==> flow/design.v <==
package params_pkg;
  parameter int COEFF_WIDTH    = 16;  
  parameter int DATA_WIDTH     = 12;  
  parameter int OUTPUT_WIDTH   = 16;  
  parameter int PIPELINE_DEPTH = 5;   
  parameter int NUM_TAPS       = 16;  
  parameter int INPUT_FRAC     = 11;  
  parameter int COEFF_FRAC     = 14;  
  parameter int OUTPUT_FRAC    = 14;  
  parameter int ACC_WIDTH      = 32;  
  localparam int PROD_WIDTH = DATA_WIDTH + COEFF_WIDTH;  
  localparam int SHIFT_RIGHT = (INPUT_FRAC + COEFF_FRAC) - OUTPUT_FRAC;  
  typedef logic signed [DATA_WIDTH-1:0]    in_t;
  typedef logic signed [COEFF_WIDTH-1:0]  coeff_t;
  typedef logic signed [PROD_WIDTH-1:0]   prod_t;
  typedef logic signed [ACC_WIDTH-1:0]    acc_t;
  typedef logic signed [OUTPUT_WIDTH-1:0] out_t;
  localparam logic [NUM_TAPS*COEFF_WIDTH-1:0] COEFF_ROM = {
    -16'sd28,
    -16'sd1014,
    -16'sd1589,
    -16'sd1638,
    -16'sd1153,
    -16'sd261,
    16'sd790,
    16'sd1710,
    16'sd2177,
    16'sd2110,
    16'sd1594,
    16'sd845,
    16'sd184,
    -16'sd179,
    -16'sd226,
    -16'sd116
  };
endpackage
import params_pkg::*;
module algorithm_core (
  input  logic                 clk,
  input  logic                 rst_n,
  input  logic                 s_valid,
  output logic                 s_ready,
  input  params_pkg::in_t      s_data,
  output logic                 m_valid,
  input  logic                 m_ready,
  output params_pkg::out_t     m_data
);
  assign s_ready = 1'b1;
  logic signed [DATA_WIDTH-1:0] samples [0:NUM_TAPS-1];
  logic valid_pipe [0:PIPELINE_DEPTH];
  logic signed [PROD_WIDTH-1:0] prods_comb [0:NUM_TAPS-1];
  params_pkg::acc_t prod_ext_comb [0:NUM_TAPS-1];
  params_pkg::acc_t stage_prod_reg   [0:NUM_TAPS-1];  
  params_pkg::acc_t stage_sum8_reg   [0:8-1];        
  params_pkg::acc_t stage_sum4_reg   [0:4-1];        
  params_pkg::acc_t stage_sum2_reg   [0:2-1];        
  params_pkg::acc_t stage_final_reg;                 
  genvar i;
  generate
    for (i = 0; i < NUM_TAPS; i++) begin : PROD_COMB
      always_comb begin
        prods_comb[i] = $signed(samples[i]) * $signed(COEFF_ROM[i*COEFF_WIDTH +: COEFF_WIDTH]);
        prod_ext_comb[i] = $signed({{(ACC_WIDTH-PROD_WIDTH){prods_comb[i][PROD_WIDTH-1]}}, prods_comb[i]});
      end
    end
  endgenerate
  integer idx;
  always_ff @(posedge clk or negedge rst_n) begin
    if (!rst_n) begin
      for (idx = 0; idx < NUM_TAPS; idx = idx + 1) begin
        samples[idx] <= '0;
      end
      for (idx = 0; idx <= PIPELINE_DEPTH; idx = idx + 1) begin
        valid_pipe[idx] <= 1'b0;
      end
      for (idx = 0; idx < NUM_TAPS; idx = idx + 1) begin
        stage_prod_reg[idx] <= '0;
      end
      for (idx = 0; idx < 8; idx = idx + 1) begin
        stage_sum8_reg[idx] <= '0;
      end
      for (idx = 0; idx < 4; idx = idx + 1) begin
        stage_sum4_reg[idx] <= '0;
      end
      for (idx = 0; idx < 2; idx = idx + 1) begin
        stage_sum2_reg[idx] <= '0;
      end
      stage_final_reg <= '0;
    end else begin
      if (s_valid && s_ready) begin
        for (idx = NUM_TAPS-1; idx >= 1; idx = idx - 1) begin
          samples[idx] <= samples[idx-1];
        end
        samples[0] <= s_data;
      end
      valid_pipe[0] <= s_valid & s_ready;
      for (idx = 0; idx < PIPELINE_DEPTH; idx = idx + 1) begin
        valid_pipe[idx+1] <= valid_pipe[idx];
      end
      for (idx = 0; idx < NUM_TAPS; idx = idx + 1) begin
        stage_prod_reg[idx] <= prod_ext_comb[idx];
      end
      for (idx = 0; idx < 8; idx = idx + 1) begin
        stage_sum8_reg[idx] <= stage_prod_reg[2*idx] + stage_prod_reg[2*idx + 1];
      end
      for (idx = 0; idx < 4; idx = idx + 1) begin
        stage_sum4_reg[idx] <= stage_sum8_reg[2*idx] + stage_sum8_reg[2*idx + 1];
      end
      for (idx = 0; idx < 2; idx = idx + 1) begin
        stage_sum2_reg[idx] <= stage_sum4_reg[2*idx] + stage_sum4_reg[2*idx + 1];
      end
      stage_final_reg <= stage_sum2_reg[0] + stage_sum2_reg[1];
    end
  end
  logic signed [ACC_WIDTH-1:0] shifted_acc;
  always_comb begin
    if (SHIFT_RIGHT >= 0)
      shifted_acc = $signed(stage_final_reg) >>> SHIFT_RIGHT;
    else
      shifted_acc = $signed(stage_final_reg) <<< (-SHIFT_RIGHT);
  end
  assign m_data  = params_pkg::out_t'(shifted_acc[OUTPUT_WIDTH-1:0]);
  assign m_valid = valid_pipe[PIPELINE_DEPTH];
endmodule
import params_pkg::*;
module algorithm_top (
  input  logic                 clk,
  input  logic                 rst_n,
  input  logic                 s_valid,
  output logic                 s_ready,
  input  params_pkg::in_t      s_data,
  output logic                 m_valid,
  input  logic                 m_ready,
  output params_pkg::out_t     m_data
);
  algorithm_core u_core (
    .clk      (clk),
    .rst_n    (rst_n),
    .s_valid  (s_valid),
    .s_ready  (s_ready),
    .s_data   (s_data),
    .m_valid  (m_valid),
    .m_ready  (m_ready),
    .m_data   (m_data)
  );
endmodule
Wiki page: algorithm_top / tool data

**Tool chain data of algorithm_top**

Tool output for the design above before and after an edit, in the order of the flow.
"original" refers to lines of the RTL above, "edited" to lines of the edited file.
"difference" is "edited" less "original", of the values as shown; "relative change" is that difference over "original", in percent.
Cell names lack the library's common part.
A cell with n/a has no value.

- Design top: algorithm_top
- Clock input: clk
- Library: sky130hd
- Timing corner: tt_025C_1v80

**The edit**

The edit as a unified diff against the file above.
The edit is scripted: it alters the design's behaviour and was not made to optimise anything.

```diff
@@ -134,13 +134,19 @@
   output params_pkg::out_t     m_data
 );
+  wire m_valid_p, m_valid_n;
+  wire s_ready_p, s_ready_n;
   algorithm_core u_core (
     .clk      (clk),
     .rst_n    (rst_n),
     .s_valid  (s_valid),
-    .s_ready  (s_ready),
+    .s_ready  (s_ready_p),
     .s_data   (s_data),
-    .m_valid  (m_valid),
+    .m_valid  (m_valid_p),
     .m_ready  (m_ready),
     .m_data   (m_data)
   );
+  algorithm_core u_core_2 (.clk(clk), .rst_n(rst_n), .s_valid(s_valid), .s_ready(s_ready_n),
+      .s_data(~s_data), .m_valid(m_valid_n), .m_ready(m_ready));
+  assign m_valid = m_valid_p ^ m_valid_n;
+  assign s_ready = s_ready_p ^ s_ready_n;
 endmodule
```

**Word level**

Yosys after proc, flatten, opt, wreduce and memory -nomap, before mapping. Enables and synchronous resets that opt folds into registers are not counted as muxes. Print and check cells are not counted. Equal cells are merged and count once.

Operators by class:

| what | original | edited | difference | relative change (%) |
|---|---|---|---|---|
| $add $sub $neg | 15 | 15 | 0 | 0.00 |
| $mul | 16 | 16 | 0 | 0.00 |

Operators by type and width:

| kind | original | edited | difference | relative change (%) |
|---|---|---|---|---|
| multiplier 12 x 11 -> 23 bit with constant B | 4 | 4 | 0 | 0.00 |
| adder 27 bit | 3 | 3 | 0 | 0.00 |
| multiplier 12 x 10 -> 22 bit with constant B | 3 | 3 | 0 | 0.00 |
| multiplier 12 x 12 -> 24 bit with constant B | 3 | 3 | 0 | 0.00 |
| adder 25 x 25 -> 26 bit | 2 | 2 | 0 | 0.00 |
| multiplier 12 x 6 -> 18 bit with constant B | 2 | 2 | 0 | 0.00 |
| adder 20 x 21 -> 22 bit | 1 | 1 | 0 | 0.00 |
| adder 21 x 21 -> 22 bit | 1 | 1 | 0 | 0.00 |
| adder 22 x 22 -> 23 bit | 1 | 1 | 0 | 0.00 |
| adder 22 x 24 -> 25 bit | 1 | 1 | 0 | 0.00 |
| adder 23 x 18 -> 24 bit | 1 | 1 | 0 | 0.00 |
| adder 23 x 24 -> 25 bit | 1 | 1 | 0 | 0.00 |
| adder 24 x 23 -> 25 bit | 1 | 1 | 0 | 0.00 |
| adder 24 x 24 -> 25 bit | 1 | 1 | 0 | 0.00 |
| adder 25 x 24 -> 26 bit | 1 | 1 | 0 | 0.00 |
| adder 25 x 26 -> 27 bit | 1 | 1 | 0 | 0.00 |
| multiplier 12 x 13 -> 25 bit with constant B | 1 | 1 | 0 | 0.00 |
| multiplier 12 x 4 -> 16 bit with constant B | 1 | 1 | 0 | 0.00 |
| multiplier 12 x 8 -> 20 bit with constant B | 1 | 1 | 0 | 0.00 |
| multiplier 12 x 9 -> 21 bit with constant B | 1 | 1 | 0 | 0.00 |

Word-level totals:

| what | original | edited | difference | relative change (%) |
|---|---|---|---|---|
| flip-flop bits (word level) | 929 | 923 | -6 | -0.65 |
| bits of input ports | 16 | 16 | 0 | 0.00 |
| word-level cells | 84 | 78 | -6 | -7.14 |

**Logic depth**

Longest topological path by Yosys (ltp), each cell counted once; first at word level (registers and memories cut), then after technology mapping (sequential cells cut; the memories' decode and read muxes count).

Logic depth:

| what | original | edited | difference | relative change (%) |
|---|---|---|---|---|
| depth after elaboration | 1 | 1 | 0 | 0.00 |
| ABC_AREA | 0 | 0 | n/a | n/a |
| gate-level depth with buffers | 21 | 21 | 0 | 0.00 |

**Netlist**

Yosys stat after the flow's synthesis: flattened, memories mapped to cells. It holds for the ABC_AREA given above (unset counts as 0); a run with the other value may have another netlist.

Cell types:

| cell type | original | edited | difference | relative change (%) |
|---|---|---|---|---|
| nand2_1 | 347 | 293 | -54 | -15.56 |
| inv_1 | 1372 | 1332 | -40 | -2.92 |
| nor2_1 | 294 | 260 | -34 | -11.56 |
| o21ai_1 | 51 | 18 | -33 | -64.71 |
| nand3_1 | 99 | 72 | -27 | -27.27 |
| o21a_1 | 51 | 74 | +23 | +45.10 |
| xnor2_1 | 434 | 456 | +22 | +5.07 |
| a21o_1 | 191 | 207 | +16 | +8.38 |
| o21bai_1 | 80 | 67 | -13 | -16.25 |
| a21oi_1 | 392 | 381 | -11 | -2.81 |
| o31ai_1 | 27 | 17 | -10 | -37.04 |
| or2_2 | 20 | 29 | +9 | +45.00 |
| o2111ai_1 | 13 | 4 | -9 | -69.23 |
| a21boi_0 | 6 | 14 | +8 | +133.33 |
| mux2_2 | 69 | 76 | +7 | +10.14 |
| a31o_2 | 14 | 21 | +7 | +50.00 |
| a21boi_1 | 13 | 6 | -7 | -53.85 |
| o31a_1 | 7 | 14 | +7 | +100.00 |

Not every row of either side is listed.

Synthesis totals:

| what | original | edited | difference | relative change (%) |
|---|---|---|---|---|
| mapped cells | 7508 | 7353 | -155 | -2.06 |
| cell area after synthesis (µm²) | 77071.4 | 76405.8 | -665.6 | -0.86 |
| sequential part of the area (µm²) | 22746.8 | 22596.7 | -150.1 | -0.66 |
| flip-flops | 909 | 903 | -6 | -0.66 |
| buffers | 68 | 67 | -1 | -1.47 |

The figures by module come from a second, unflattened synthesis with its own total; it is not the netlist above.

Second synthesis, totals:

| what | original | edited | difference | relative change (%) |
|---|---|---|---|---|
| cells (unflattened synthesis) | 7374 | 15414 | +8040 | +109.03 |
| area total of the unflattened synthesis (µm²) | 76423.3 | 156620.2 | +80196.9 | +104.94 |

Rows give one instance, submodules left out.

Modules, original:

| module | instances | cells | area (µm²) | sequential area (µm²) |
|---|---|---|---|---|
| algorithm_core | 1 | 7374 | 76423.3 | 22746.8 |
| algorithm_top | 1 | 0 | 0.0 | 0.0 |

Modules, edited:

| module | instances | cells | area (µm²) | sequential area (µm²) |
|---|---|---|---|---|
| algorithm_core | 2 | 7700 | 78278.8 | 22746.8 |
| algorithm_top | 1 | 14 | 62.6 | 0.0 |

**Timing after synthesis**

OpenSTA on the mapped netlist: ideal clock, no wires. The path of least setup slack (recovery checks aside). Input and output delay are each 20% of the period. Register names are those of the netlist, which keeps one name where synthesis merged equal registers.

Timing path after synthesis:

| what | original | edited | difference | relative change (%) |
|---|---|---|---|---|
| kind | register to register | register to register | n/a | n/a |
| start point | register u_core.samples[10][11] | register u_core.samples[11][8] | n/a | n/a |
| end point | register u_core.stage_prod_reg[10][21] | register u_core.stage_prod_reg[11][21] | n/a | n/a |
| period (ns) | 6.0 | 6.0 | 0.0 | 0.00 |
| arrival (ns) | 5.123 | 4.799 | -0.324 | -6.32 |
| required time (ns) | 5.936 | 5.872 | -0.064 | -1.08 |
| setup slack (ns) | 0.813 | 1.073 | +0.260 | n/a |
| path delay (ns) | 5.187 | 4.927 | -0.260 | -5.01 |
| driving pins on the path | 17 | 20 | +3 | +17.65 |
| synthesis period reached (ns) | 5.187 | 4.927 | -0.260 | -5.01 |

"path delay" = arrival - input delay + setup time.
"driving pins on the path" counts driving pins, that of a launching flip-flop among them; a cell with two outputs on the path counts twice.
"synthesis period reached" = period - worst setup slack (recovery checks aside). The figure is calculated, with input and output delays left at 20% of the set period.
The rows between start and end are the longest chain of elaborated cells between them; the timing report does not say that the signal goes this way. Where chains are equally long, one stands for them.
A line is the first line of the expression or statement that the cell stems from. Yosys adds cells for indexed reads and writes and turns some case tables into memories.

Between the ends, after synthesis, original:
- Path through: dfrtp_1 clkbuf_1 inv_1 fa_1 inv_1 fa_1 fa_1 fa_1 inv_1 fa_1 inv_1 ha_1 and4_1 a221o_1 o41a_1 nor4b_1 a211o_1
- Length of the longest elaborated chain: 1

RTL lines, path after synthesis, original:

| what | RTL line | source |
|---|---|---|
| start, declared | 49 | `logic signed [DATA_WIDTH-1:0] samples [0:NUM_TAPS-1];` |
| start, assigned | 71 | `samples[idx] <= '0;` |
| start, assigned | 92 | `samples[idx] <= samples[idx-1];` |
| multiplier 12 x 10 -> 22 bit | 62 | `prods_comb[i] = $signed(samples[i]) * $signed(COEFF_ROM[i*COEFF_WIDTH +: COEFF_WIDTH]);` |
| end, assigned | 77 | `stage_prod_reg[idx] <= '0;` |
| end, assigned | 101 | `stage_prod_reg[idx] <= prod_ext_comb[idx];` |
| end, declared | 53 | `params_pkg::acc_t stage_prod_reg   [0:NUM_TAPS-1];` |

Between the ends, after synthesis, edited:
- Path through: dfrtp_1 inv_1 fa_1 fa_1 inv_1 fa_1 fa_1 inv_1 fa_1 inv_1 ha_1 a21o_1 a21o_1 a21oi_1 nor2_1 a21oi_1 o311ai_0 a31oi_1 o21bai_1 xor2_1
- Length of the longest elaborated chain: 1

RTL lines, path after synthesis, edited:

| what | RTL line | source |
|---|---|---|
| start, declared | 49 | `logic signed [DATA_WIDTH-1:0] samples [0:NUM_TAPS-1];` |
| start, assigned | 71 | `samples[idx] <= '0;` |
| start, assigned | 92 | `samples[idx] <= samples[idx-1];` |
| multiplier 12 x 12 -> 24 bit | 62 | `prods_comb[i] = $signed(samples[i]) * $signed(COEFF_ROM[i*COEFF_WIDTH +: COEFF_WIDTH]);` |
| end, assigned | 77 | `stage_prod_reg[idx] <= '0;` |
| end, assigned | 101 | `stage_prod_reg[idx] <= prod_ext_comb[idx];` |
| end, declared | 53 | `params_pkg::acc_t stage_prod_reg   [0:NUM_TAPS-1];` |

**Timing after layout**

From the final timing report of each run of set A: the path of least setup slack in the routed layout; clock arrival at registers is part of the times.

Timing path after layout:

| what | original | edited | difference | relative change (%) |
|---|---|---|---|---|
| kind | register to register | register to register | n/a | n/a |
| start point | register u_core.samples[10][8] | register u_core.samples[11][10] | n/a | n/a |
| end point | register u_core.stage_prod_reg[10][21] | register u_core.stage_prod_reg[11][21] | n/a | n/a |
| period (ns) | 5.56 | 5.56 | 0.00 | 0.00 |
| arrival (ns) | 5.95 | 5.81 | -0.14 | -2.35 |
| required time (ns) | 6.24 | 6.16 | -0.08 | -1.28 |
| setup slack (ns) | 0.29 | 0.35 | +0.06 | n/a |
| driving pins on the path | 19 | 20 | +1 | +5.26 |

The rows between start and end are the longest chain of elaborated cells between them; the timing report does not say that the signal goes this way. Where chains are equally long, one stands for them.

Between the ends, after layout, original:
- Path through: dfrtp_1 inv_1 fa_1 inv_1 fa_1 fa_1 fa_1 inv_1 fa_1 inv_1 ha_1 a21o_1 a21o_1 a21o_1 and3_1 a221o_1 o41a_1 nor4b_2 a211o_1
- Length of the longest elaborated chain: 1

RTL lines, path after layout, original:

| what | RTL line | source |
|---|---|---|
| start, declared | 49 | `logic signed [DATA_WIDTH-1:0] samples [0:NUM_TAPS-1];` |
| start, assigned | 71 | `samples[idx] <= '0;` |
| start, assigned | 92 | `samples[idx] <= samples[idx-1];` |
| multiplier 12 x 10 -> 22 bit | 62 | `prods_comb[i] = $signed(samples[i]) * $signed(COEFF_ROM[i*COEFF_WIDTH +: COEFF_WIDTH]);` |
| end, assigned | 77 | `stage_prod_reg[idx] <= '0;` |
| end, assigned | 101 | `stage_prod_reg[idx] <= prod_ext_comb[idx];` |
| end, declared | 53 | `params_pkg::acc_t stage_prod_reg   [0:NUM_TAPS-1];` |

Between the ends, after layout, edited:
- Path through: dfrtp_1 inv_1 fa_1 fa_1 inv_1 fa_1 fa_1 inv_1 fa_1 inv_1 ha_1 a21o_1 a21o_1 a21oi_1 nor2_1 a21oi_1 o311ai_0 a31oi_1 o21bai_1 xor2_1
- Length of the longest elaborated chain: 1

RTL lines, path after layout, edited:

| what | RTL line | source |
|---|---|---|
| start, declared | 49 | `logic signed [DATA_WIDTH-1:0] samples [0:NUM_TAPS-1];` |
| start, assigned | 71 | `samples[idx] <= '0;` |
| start, assigned | 92 | `samples[idx] <= samples[idx-1];` |
| multiplier 12 x 12 -> 24 bit | 62 | `prods_comb[i] = $signed(samples[i]) * $signed(COEFF_ROM[i*COEFF_WIDTH +: COEFF_WIDTH]);` |
| end, assigned | 77 | `stage_prod_reg[idx] <= '0;` |
| end, assigned | 101 | `stage_prod_reg[idx] <= prod_ext_comb[idx];` |
| end, declared | 53 | `params_pkg::acc_t stage_prod_reg   [0:NUM_TAPS-1];` |

**Flow runs**

Both versions went through the flow (Yosys, OpenROAD) with the same settings in each pair. Constraints: input delay and output delay 20% of the set period each, output load 0.01 pF.

Settings, set A:
- CORE_UTILIZATION: 40
- period_ns: 5.56
- CAP_MARGIN: 20
- CORE_MARGIN: 2
- SLEW_MARGIN: 20

Final reports, set A:

| what | original | edited | difference | relative change (%) |
|---|---|---|---|---|
| area of the synthesized netlist (µm²) | 77071.4 | 76405.8 | -665.6 | -0.86 |
| area inside the die boundary (µm²) | 196205.0 | 194525.0 | -1680.0 | -0.86 |
| standard-cell area after layout (µm²) | 84342.1 | 83819.1 | -523.0 | -0.62 |
| utilization after layout | 0.439 | 0.441 | +0.002 | n/a |
| worst setup slack after layout (ns) | 0.292 | 0.354 | +0.062 | n/a |
| total negative setup slack (ns) | 0.000 | 0.000 | 0.000 | n/a |
| period achieved (ns) | 5.268 | 5.206 | -0.062 | -1.18 |

Settings, set B:
- ABC_AREA: 0
- CELL_PAD_IN_SITES_GLOBAL_PLACEMENT: 2
- CORE_MARGIN: 5
- CORE_UTILIZATION: 43
- CTS_CLUSTER_DIAMETER: 236
- CTS_CLUSTER_SIZE: 66
- GPL_TIMING_DRIVEN: 1
- PLACE_DENSITY_LB_ADDON: 0.21
- SETUP_SLACK_MARGIN: -0.35
- SLEW_MARGIN: 30
- period_ns: 6.53
- CAP_MARGIN: 20

Final reports, set B:

| what | original | edited | difference | relative change (%) |
|---|---|---|---|---|
| area of the synthesized netlist (µm²) | 77071.4 | 76405.8 | -665.6 | -0.86 |
| area inside the die boundary (µm²) | 187801.0 | 186218.0 | -1583.0 | -0.84 |
| standard-cell area after layout (µm²) | 80892.6 | 80191.9 | -700.7 | -0.87 |
| utilization after layout | 0.453 | 0.454 | +0.001 | n/a |
| worst setup slack after layout (ns) | 0.980 | 1.139 | +0.159 | n/a |
| total negative setup slack (ns) | 0.000 | 0.000 | 0.000 | n/a |
| worst hold slack in the final report (ns) | 0.367 | 0.368 | +0.001 | n/a |
| period achieved (ns) | 5.550 | 5.391 | -0.159 | -2.86 |

By "period achieved" is meant the clock period of the run minus its worst setup slack. This is arithmetic on one report: input and output delays are still those of the set period (20% each).
